==> flow/design.v <==
		module cordic_vec(clk,a0,b0,r,ang);
input signed[15:0]a0,b0;
input clk;
  output signed [15:0]r,ang;
  wire signed [15:0] a1,a2,a3,a4,a5,a6,a7,a8,a9,a10,a11,a12,a13,a14,a15,a16;
  wire signed [15:0] b1,b2,b3,b4,b5,b6,b7,b8,b9,b10,b11,b12,b13,b14,b15,b16;
  wire signed [15:0] angle_x1,angle_x2,angle_x3,angle_x4,angle_x5,angle_x6,angle_x7,angle_x8,angle_x9,angle_x10,angle_x11,angle_x12,angle_x13,angle_x14,angle_x15,angle_x16;
wire signed [15:0] v = 16'd0607;
  vec k1(clk,a0,b0,b0,4'b0,16'b0,a1,b1,angle_x1);
  vec k2(clk,a1,b1,b1,4'd1,angle_x1,a2,b2,angle_x2);
  vec k3(clk,a2,b2,b2,4'd2,angle_x2,a3,b3,angle_x3);
  vec k4(clk,a3,b3,b3,4'd3,angle_x3,a4,b4,angle_x4);
  vec k5(clk,a4,b4,b4,4'd4,angle_x4,a5,b5,angle_x5);
  vec k6(clk,a5,b5,b5,4'd5,angle_x5,a6,b6,angle_x6);
  vec k7(clk,a6,b6,b6,4'd6,angle_x6,a7,b7,angle_x7);
  vec k8(clk,a7,b7,b7,4'd7,angle_x7,a8,b8,angle_x8);
  vec k9(clk,a8,b8,b8,4'd8,angle_x8,a9,b9,angle_x9);
  vec k10(clk,a9,b9,b9,4'd9,angle_x9,a10,b10,angle_x10);
  vec k11(clk,a10,b10,b10,4'd10,angle_x10,a11,b11,angle_x11);
  vec k12(clk,a11,b11,b11,4'd11,angle_x11,a12,b12,angle_x12);
  vec k13(clk,a12,b12,b12,4'd12,angle_x12,a13,b13,angle_x13);
  vec k14(clk,a13,b13,b13,4'd13,angle_x13,a14,b14,angle_x14);
  vec k15(clk,a14,b14,b14,4'd14,angle_x14,a15,b15,angle_x15);
  vec k16(clk,a15,b15,b15,4'd15,angle_x15,a16,b16,angle_x16);
assign  r=v*a16/1000;
assign ang=angle_x16;
endmodule
  module vec(clk,a,b,z,i,angle_y,af,bf,angle_x);
    input signed [15:0]a,b,angle_y,z;
  input clk;
  input [3:0]i;
  output reg signed [15:0]af,bf,angle_x;
    wire [15:0]angle[15:0];
  assign angle[0]=16'd45000;
  assign angle[1]=16'd26570;
  assign angle[2]=16'd14040;
  assign angle[3]=16'd7130;
  assign angle[4]=16'd3580;
  assign angle[5]=16'd1790;
  assign angle[6]=16'd0895;
  assign angle[7]=16'd0448;
  assign angle[8]=16'd0224;
  assign angle[9]=16'd0112;
  assign angle[10]=16'd0056;
  assign angle[11]=16'd0028;
  assign angle[12]=16'd0013;
  assign angle[13]=16'd0007;
  assign angle[14]=16'd0003;
  assign angle[15]=16'd0001;
  always@(posedge clk)
    begin
      if(z < 0)  
   begin
     af<= a - (b>>>i);
     bf<= b + (a>>>i);
     angle_x<=angle_y-angle[i];
     end
  else
    begin
      af<=a+(b>>>i);
      bf<=b-(a>>>i);
      angle_x<=angle_y+angle[i];
      end
    end 
endmodule
=== Reports on cordic_vec ===
Each step is given for the RTL above and for the edited RTL.
Lines under "unedited" count in the file above, lines under "edited" in the edited file.
"difference": "edited" minus "unedited" as printed here.
Library cell names are shortened.
The mark -- stands for no value.

* Top module: cordic_vec
* Clock input: clk
* Library: sky130hd
* Timing corner: tt_025C_1v80

=== Diff ===
The edit as a unified diff against the file above.
This change comes from a script, not from a designer. The edited design behaves differently; no optimisation was intended.

<pre>
@@ -23,5 +23,5 @@
   vec k15(clk,a14,b14,b14,4'd14,angle_x14,a15,b15,angle_x15);
   vec k16(clk,a15,b15,b15,4'd15,angle_x15,a16,b16,angle_x16);
-assign  r=v*a16/1000;
+assign  r=(v+a16)/1000;
 assign ang=angle_x16;
 endmodule
</pre>

=== Word level ===
Yosys after proc, flatten, opt, wreduce and memory -nomap, before mapping. Enables and synchronous resets that opt folds into registers are not counted as muxes. Memory bits, and registers merged into a memory's read port (data or address), are not among the register bits. Print and check cells are not counted. Equal cells are merged and count once.

{| class="wikitable"
|+ Word-level totals
! what !! unedited !! edited !! difference
|-
| output and inout bits || 32 || 32 || 0
|-
| word-level cells || 234 || 234 || 0
|-
| register bits after elaboration || 752 || 752 || 0
|-
| bits of input ports || 33 || 33 || 0
|}

{| class="wikitable"
|+ Operators by class
! what !! unedited !! edited !! difference
|-
| div/mod/pow operators || 1 || 1 || 0
|-
| $mul || 1 || 0 || -1
|-
| magnitude comparators || 16 || 16 || 0
|-
| add/sub/neg operators || 92 || 93 || +1
|-
| muxes and demuxes || 77 || 77 || 0
|}

{| class="wikitable"
|+ Operator list
! operator !! unedited !! edited !! difference
|-
| multiplier 11 x 16 -> 27 bit (first input constant) || 1 || 0 || -1
|-
| adder 11 x 16 -> 17 bit (first input constant) || 0 || 1 || +1
|-
| 2-to-1 mux 16 bit || 77 || 77 || 0
|-
| subtractor 16 bit || 17 || 17 || 0
|-
| adder 16 bit || 16 || 16 || 0
|-
| less-than comparator 16 x 1 -> 1 bit (second input constant) || 16 || 16 || 0
|-
| adder 16 x 10 -> 16 bit || 2 || 2 || 0
|-
| adder 16 x 11 -> 16 bit || 2 || 2 || 0
|-
| adder 16 x 12 -> 16 bit || 2 || 2 || 0
|-
| adder 16 x 13 -> 16 bit || 2 || 2 || 0
|-
| adder 16 x 14 -> 16 bit || 2 || 2 || 0
|-
| adder 16 x 15 -> 16 bit || 2 || 2 || 0
|-
| adder 16 x 2 -> 16 bit || 2 || 2 || 0
|-
| adder 16 x 3 -> 16 bit || 2 || 2 || 0
|-
| adder 16 x 4 -> 16 bit || 2 || 2 || 0
|-
| adder 16 x 5 -> 16 bit || 2 || 2 || 0
|-
| adder 16 x 6 -> 16 bit || 2 || 2 || 0
|-
| adder 16 x 7 -> 16 bit || 2 || 2 || 0
|-
| adder 16 x 8 -> 16 bit || 2 || 2 || 0
|-
| adder 16 x 9 -> 16 bit || 2 || 2 || 0
|-
| subtractor 16 x 10 -> 16 bit || 2 || 2 || 0
|-
| subtractor 16 x 11 -> 16 bit || 2 || 2 || 0
|-
| subtractor 16 x 12 -> 16 bit || 2 || 2 || 0
|-
| subtractor 16 x 13 -> 16 bit || 2 || 2 || 0
|-
| subtractor 16 x 14 -> 16 bit || 2 || 2 || 0
|-
| subtractor 16 x 15 -> 16 bit || 2 || 2 || 0
|-
| subtractor 16 x 2 -> 16 bit || 2 || 2 || 0
|-
| subtractor 16 x 3 -> 16 bit || 2 || 2 || 0
|}

The list need not be complete.

=== Longest topological paths ===
Longest topological path by Yosys (ltp), each cell counted once; first at word level (registers and memories cut), then after technology mapping (sequential cells cut; the memories' decode and read muxes count).

{| class="wikitable"
|+ Depth
! what !! unedited !! edited !! difference
|-
| depth in word-level cells || 4 || 4 || 0
|-
| ABC_AREA || 0 || 0 || --
|-
| mapped depth || 79 || 26 || -53
|-
| mapped depth without buffers || 66 || 23 || -43
|}

=== Mapped cells and area ===
The flow's flattened synthesis, as Yosys stat reports it; memories are mapped. The netlist is that of the ABC_AREA named above (0 if unset); the other value can give another one.

{| class="wikitable"
|+ Cell types
! type !! unedited !! edited !! difference
|-
| inv_1 || 727 || 559 || -168
|-
| a21oi_1 || 687 || 559 || -128
|-
| ha_1 || 784 || 702 || -82
|-
| fa_1 || 119 || 45 || -74
|-
| xor2_1 || 310 || 241 || -69
|-
| xnor2_1 || 585 || 524 || -61
|-
| o21bai_1 || 283 || 247 || -36
|-
| a21o_1 || 174 || 141 || -33
|-
| o21ai_0 || 243 || 211 || -32
|-
| nor2b_1 || 17 || 47 || +30
|-
| nor2_1 || 355 || 383 || +28
|-
| nand3_1 || 52 || 29 || -23
|-
| nand2_1 || 200 || 179 || -21
|-
| a21boi_0 || 3 || 23 || +20
|-
| nor3_1 || 114 || 95 || -19
|-
| or3_1 || 25 || 7 || -18
|-
| buf_4 || 20 || 2 || -18
|-
| nand2b_1 || 31 || 47 || +16
|}

The list need not be complete.

{| class="wikitable"
|+ Synthesis totals
! what !! unedited !! edited !! difference
|-
| flip-flop cells || 699 || 699 || 0
|-
| buffer cells || 100 || 68 || -32
|-
| mapped cells || 6109 || 5158 || -951
|-
| sequential part of the area (mm²) || 0.0139934 || 0.0139934 || 0.0000000
|-
| mapped area (mm²) || 0.0541945 || 0.0459904 || -0.0082041
|}

By module: a second synthesis without flattening, with its own total; a netlist apart from the flattened one above.

{| class="wikitable"
|+ Second synthesis, totals
! what !! unedited !! edited !! difference
|-
| cell total of the unflattened synthesis || 12024 || 11045 || -979
|-
| area total of the unflattened synthesis (mm²) || 0.0999496 || 0.0919307 || -0.0080189
|}

Rows give one instance, submodules left out.

{| class="wikitable"
|+ By module, unedited
! module !! sequential area (mm²) !! area (mm²) !! times used !! cells
|-
| vec || 0.0009609 || 0.0055778 || 16 || 665
|-
| cordic_vec || 0 || 0.010704 || 1 || 1384
|}

{| class="wikitable"
|+ By module, edited
! module !! sequential area (mm²) !! area (mm²) !! times used !! cells
|-
| vec || 0.0009609 || 0.0055778 || 16 || 665
|-
| cordic_vec || 0 || 0.0026851 || 1 || 405
|}

=== Worst setup path after synthesis ===
OpenSTA on the mapped netlist: ideal clock, no wires. The path of least setup slack (recovery checks aside). Input and output delay are each 20% of the period. Register names are those of the netlist, which keeps one name where synthesis merged equal registers.

{| class="wikitable"
|+ Timing path after synthesis
! what !! unedited !! edited !! difference
|-
| path type || reg2out || reg2out || --
|-
| start || register k16.af[15] || register k16.af[0] || --
|-
| end || output port r[8] || output port r[4] || --
|-
| clock period (ns) || 32.0 || 32.0 || 0.0
|-
| launch time at the first pin (ns) || 0.000 || 0.000 || 0.000
|-
| stages on the path || 68 || 25 || -43
|-
| data arrival time (ns) || 18.035 || 5.881 || -12.154
|-
| buffers on the path || 6 || 1 || -5
|-
| path delay (ns) || 18.035 || 5.881 || -12.154
|-
| required time (ns) || 25.600 || 25.600 || 0.000
|-
| slack (ns) || 7.565 || 19.719 || +12.154
|-
| output delay (ns) || 6.400 || 6.400 || 0.000
|-
| synthesis period reached (ns) || 24.435 || 12.281 || -12.154
|}

"path delay" = arrival - input delay + setup time.
At an output port there is no setup time.
"stages on the path": output pins that drive a net of the path, with the launching flip-flop's if there is one; two outputs of one cell count as two.
"synthesis period reached" is the clock period less the worst setup slack; recovery checks do not enter. This is arithmetic on one report: input and output delays are still those of the set period (20% each).
The rows between start and end are the longest chain of elaborated cells between them; the timing report does not say that the signal goes this way. Where chains are equally long, one stands for them.
A line is the first line of the expression or statement that the cell stems from. Yosys adds cells for indexed reads and writes and turns some case tables into memories.

Between the ends, after synthesis, unedited:
* Cells stage by stage: dfxtp_1 -> fa_1 -> ha_1 -> fa_1 -> fa_1 -> inv_1 -> fa_1 -> inv_1 -> ha_1 -> buf_4 -> and3_1 -> or4b_1 -> o41ai_1 -> nor2_1 -> o41a_1 -> and2_1 -> buf_6 -> or3_1 -> (+32 left out) -> o31a_1 -> buf_4 -> o2111ai_2 -> xor2_2 -> o22ai_2 -> a21oi_2 -> o41a_1 -> a2111oi_2 -> o21ai_2 -> and2_4 -> buf_6 -> a2111o_1 -> a221o_1 -> a221oi_4 -> ha_1 -> and2_1 -> a31oi_1 -> xnor2_1
* Length of the longest elaborated chain: 2
* Elaborated cells between the ends (all ways): 2
* RTL lines with such cells: 1
* Classes of those cells: mul: 1; div: 1

{| class="wikitable"
|+ Ends and longest elaborated chain, after synthesis, unedited
! what !! RTL line !! RTL
|-
| start, declared || 32 || <nowiki>output reg signed [15:0]af,bf,angle_x;</nowiki>
|-
| start, assigned || 54 || <nowiki>af<= a - (b>>>i);</nowiki>
|-
| start, assigned || 60 || <nowiki>af<=a+(b>>>i);</nowiki>
|-
| multiplier 11 x 16 -> 27 bit || 25 || <nowiki>assign  r=v*a16/1000;</nowiki>
|-
| divider 32 x 11 -> 32 bit || 25 ||
|-
| end, declared || 4 || <nowiki>output signed [15:0]r,ang;</nowiki>
|}

Between the ends, after synthesis, edited:
* Cells stage by stage: dfxtp_1 -> inv_1 -> ha_1 -> clkbuf_1 -> xnor2_1 -> or4b_1 -> a211oi_1 -> a21oi_1 -> xor2_1 -> o2111ai_4 -> o31ai_4 -> a32oi_2 -> a21o_1 -> a311oi_2 -> o22a_2 -> a211oi_1 -> a211o_1 -> a21o_1 -> a21o_1 -> a222oi_1 -> nand2_1 -> and2_1 -> ha_1 -> a21oi_1 -> xnor2_1
* Length of the longest elaborated chain: 2
* Elaborated cells between the ends (all ways): 2
* RTL lines with such cells: 1
* Classes of those cells: add/sub: 1; div: 1

{| class="wikitable"
|+ Ends and longest elaborated chain, after synthesis, edited
! what !! RTL line !! RTL
|-
| start, declared || 32 || <nowiki>output reg signed [15:0]af,bf,angle_x;</nowiki>
|-
| start, assigned || 54 || <nowiki>af<= a - (b>>>i);</nowiki>
|-
| start, assigned || 60 || <nowiki>af<=a+(b>>>i);</nowiki>
|-
| adder 11 x 16 -> 17 bit || 25 || <nowiki>assign  r=(v+a16)/1000;</nowiki>
|-
| divider 32 x 11 -> 32 bit || 25 ||
|-
| end, declared || 4 || <nowiki>output signed [15:0]r,ang;</nowiki>
|}

=== Worst path after layout ===
From the final timing report of the runs of pair A: the path of least setup slack in the routed layout; clock arrival at registers is part of the times.

{| class="wikitable"
|+ Timing path after layout
! what !! unedited !! edited !! difference
|-
| path type || reg2out || reg2out || --
|-
| start || register k16.af[5] || register k16.af[0] || --
|-
| end || output port r[6] || output port r[4] || --
|-
| output delay (ns) || 6.40 || 6.40 || 0.00
|-
| buffers on the path || 1 || 2 || +1
|-
| stages on the path || 64 || 25 || -39
|-
| clock period (ns) || 32.0 || 32.0 || 0.0
|-
| data arrival time (ns) || 22.52 || 8.71 || -13.81
|-
| required time (ns) || 25.60 || 25.60 || 0.00
|-
| slack (ns) || 3.08 || 16.89 || +13.81
|-
| launch time at the first pin (ns) || 0.65 || 0.62 || -0.03
|}

The rows between start and end are the longest chain of elaborated cells between them; the timing report does not say that the signal goes this way. Where chains are equally long, one stands for them.

Between the ends, after layout, unedited:
* Cells stage by stage: dfxtp_1 -> inv_1 -> fa_1 -> inv_1 -> ha_1 -> fa_1 -> fa_1 -> inv_1 -> fa_1 -> inv_1 -> ha_1 -> a21oi_1 -> o21ai_0 -> or2_1 -> o211a_1 -> or4_1 -> a2111oi_0 -> nand4_1 -> (+28 left out) -> a41o_1 -> o31a_1 -> o2111ai_2 -> xnor2_1 -> nand3_1 -> o32ai_1 -> a21oi_1 -> a2111oi_2 -> o21ai_2 -> and2_4 -> a2111o_1 -> a221o_1 -> a221oi_4 -> ha_1 -> and2_1 -> a21oi_1 -> xnor2_1 -> clkdlybuf4s50_1
* Length of the longest elaborated chain: 2
* Elaborated cells between the ends (all ways): 2
* RTL lines with such cells: 1
* Classes of those cells: mul: 1; div: 1

{| class="wikitable"
|+ Ends and longest elaborated chain, after layout, unedited
! what !! RTL line !! RTL
|-
| start, declared || 32 || <nowiki>output reg signed [15:0]af,bf,angle_x;</nowiki>
|-
| start, assigned || 54 || <nowiki>af<= a - (b>>>i);</nowiki>
|-
| start, assigned || 60 || <nowiki>af<=a+(b>>>i);</nowiki>
|-
| multiplier 11 x 16 -> 27 bit || 25 || <nowiki>assign  r=v*a16/1000;</nowiki>
|-
| divider 32 x 11 -> 32 bit || 25 ||
|-
| end, declared || 4 || <nowiki>output signed [15:0]r,ang;</nowiki>
|}

Between the ends, after layout, edited:
* Cells stage by stage: dfxtp_1 -> inv_1 -> ha_1 -> nand2b_1 -> o22ai_2 -> o21ai_2 -> buf_4 -> a21oi_1 -> xnor2_1 -> o2111a_1 -> nand4_1 -> a21oi_1 -> nand3_1 -> a21oi_2 -> o31ai_1 -> a2bb2oi_2 -> o21ai_0 -> a21o_1 -> a222oi_1 -> nand2_1 -> and2_1 -> ha_1 -> a21oi_1 -> xnor2_1 -> clkdlybuf4s50_1
* Length of the longest elaborated chain: 2
* Elaborated cells between the ends (all ways): 2
* RTL lines with such cells: 1
* Classes of those cells: add/sub: 1; div: 1

{| class="wikitable"
|+ Ends and longest elaborated chain, after layout, edited
! what !! RTL line !! RTL
|-
| start, declared || 32 || <nowiki>output reg signed [15:0]af,bf,angle_x;</nowiki>
|-
| start, assigned || 54 || <nowiki>af<= a - (b>>>i);</nowiki>
|-
| start, assigned || 60 || <nowiki>af<=a+(b>>>i);</nowiki>
|-
| adder 11 x 16 -> 17 bit || 25 || <nowiki>assign  r=(v+a16)/1000;</nowiki>
|-
| divider 32 x 11 -> 32 bit || 25 ||
|-
| end, declared || 4 || <nowiki>output signed [15:0]r,ang;</nowiki>
|}

=== Layout results ===
Runs of the flow (Yosys, OpenROAD) on both versions; the two runs of a pair have the same settings. The constraints put input and output delay at 20% of the set period each and load the outputs with 0.01 pF.

Settings, pair A:
* CORE_UTILIZATION: 40
* period_ns: 32.0
* CAP_MARGIN: 20
* CORE_MARGIN: 2
* SLEW_MARGIN: 20

{| class="wikitable"
|+ Final reports, pair A
! what !! unedited !! edited !! difference
|-
| worst-case hold slack (ns) || 0.315 || 0.325 || +0.010
|-
| area of the die (mm²) || 0.138447 || 0.117704 || -0.020743
|-
| period reached (ns) || 28.916 || 15.109 || -13.807
|-
| worst slack on setup checks (ns) || 3.084 || 16.891 || +13.807
|-
| post-route setup TNS (ns) || 0.000 || 0.000 || 0.000
|-
| final utilization (%) || 43.9 || 44.7 || +0.8
|-
| standard-cell area after routing (mm²) || 0.0593031 || 0.0510427 || -0.0082604
|-
| chip area in the Yosys report (mm²) || 0.0541945 || 0.0459904 || -0.0082041
|}

Settings, pair B:
* CORE_UTILIZATION: 39
* MAX_ROUTING_LAYER: met4
* MIN_ROUTING_LAYER: met1
* PLACE_DENSITY_LB_ADDON: 0.18
* period_ns: 24.9
* CAP_MARGIN: 20
* CORE_MARGIN: 2
* SLEW_MARGIN: 20

{| class="wikitable"
|+ Final reports, pair B
! what !! unedited !! edited !! difference
|-
| worst-case hold slack (ns) || 0.317 || 0.322 || +0.005
|-
| area of the die (mm²) || 0.141959 || 0.120687 || -0.021272
|-
| period reached (ns) || 24.100 || 13.902 || -10.198
|-
| worst slack on setup checks (ns) || 0.800 || 10.998 || +10.198
|-
| post-route setup TNS (ns) || 0.000 || 0.000 || 0.000
|-
| final utilization (%) || 44.3 || 44.1 || -0.2
|-
| standard-cell area after routing (mm²) || 0.0610235 || 0.0513455 || -0.0096780
|-
| chip area in the Yosys report (mm²) || 0.0541945 || 0.0459904 || -0.0082041
|}

"period reached": clock period set for the run, less the worst setup slack. It is reckoned from that one timing run; input and output delays stay at 20% of the period that was set.
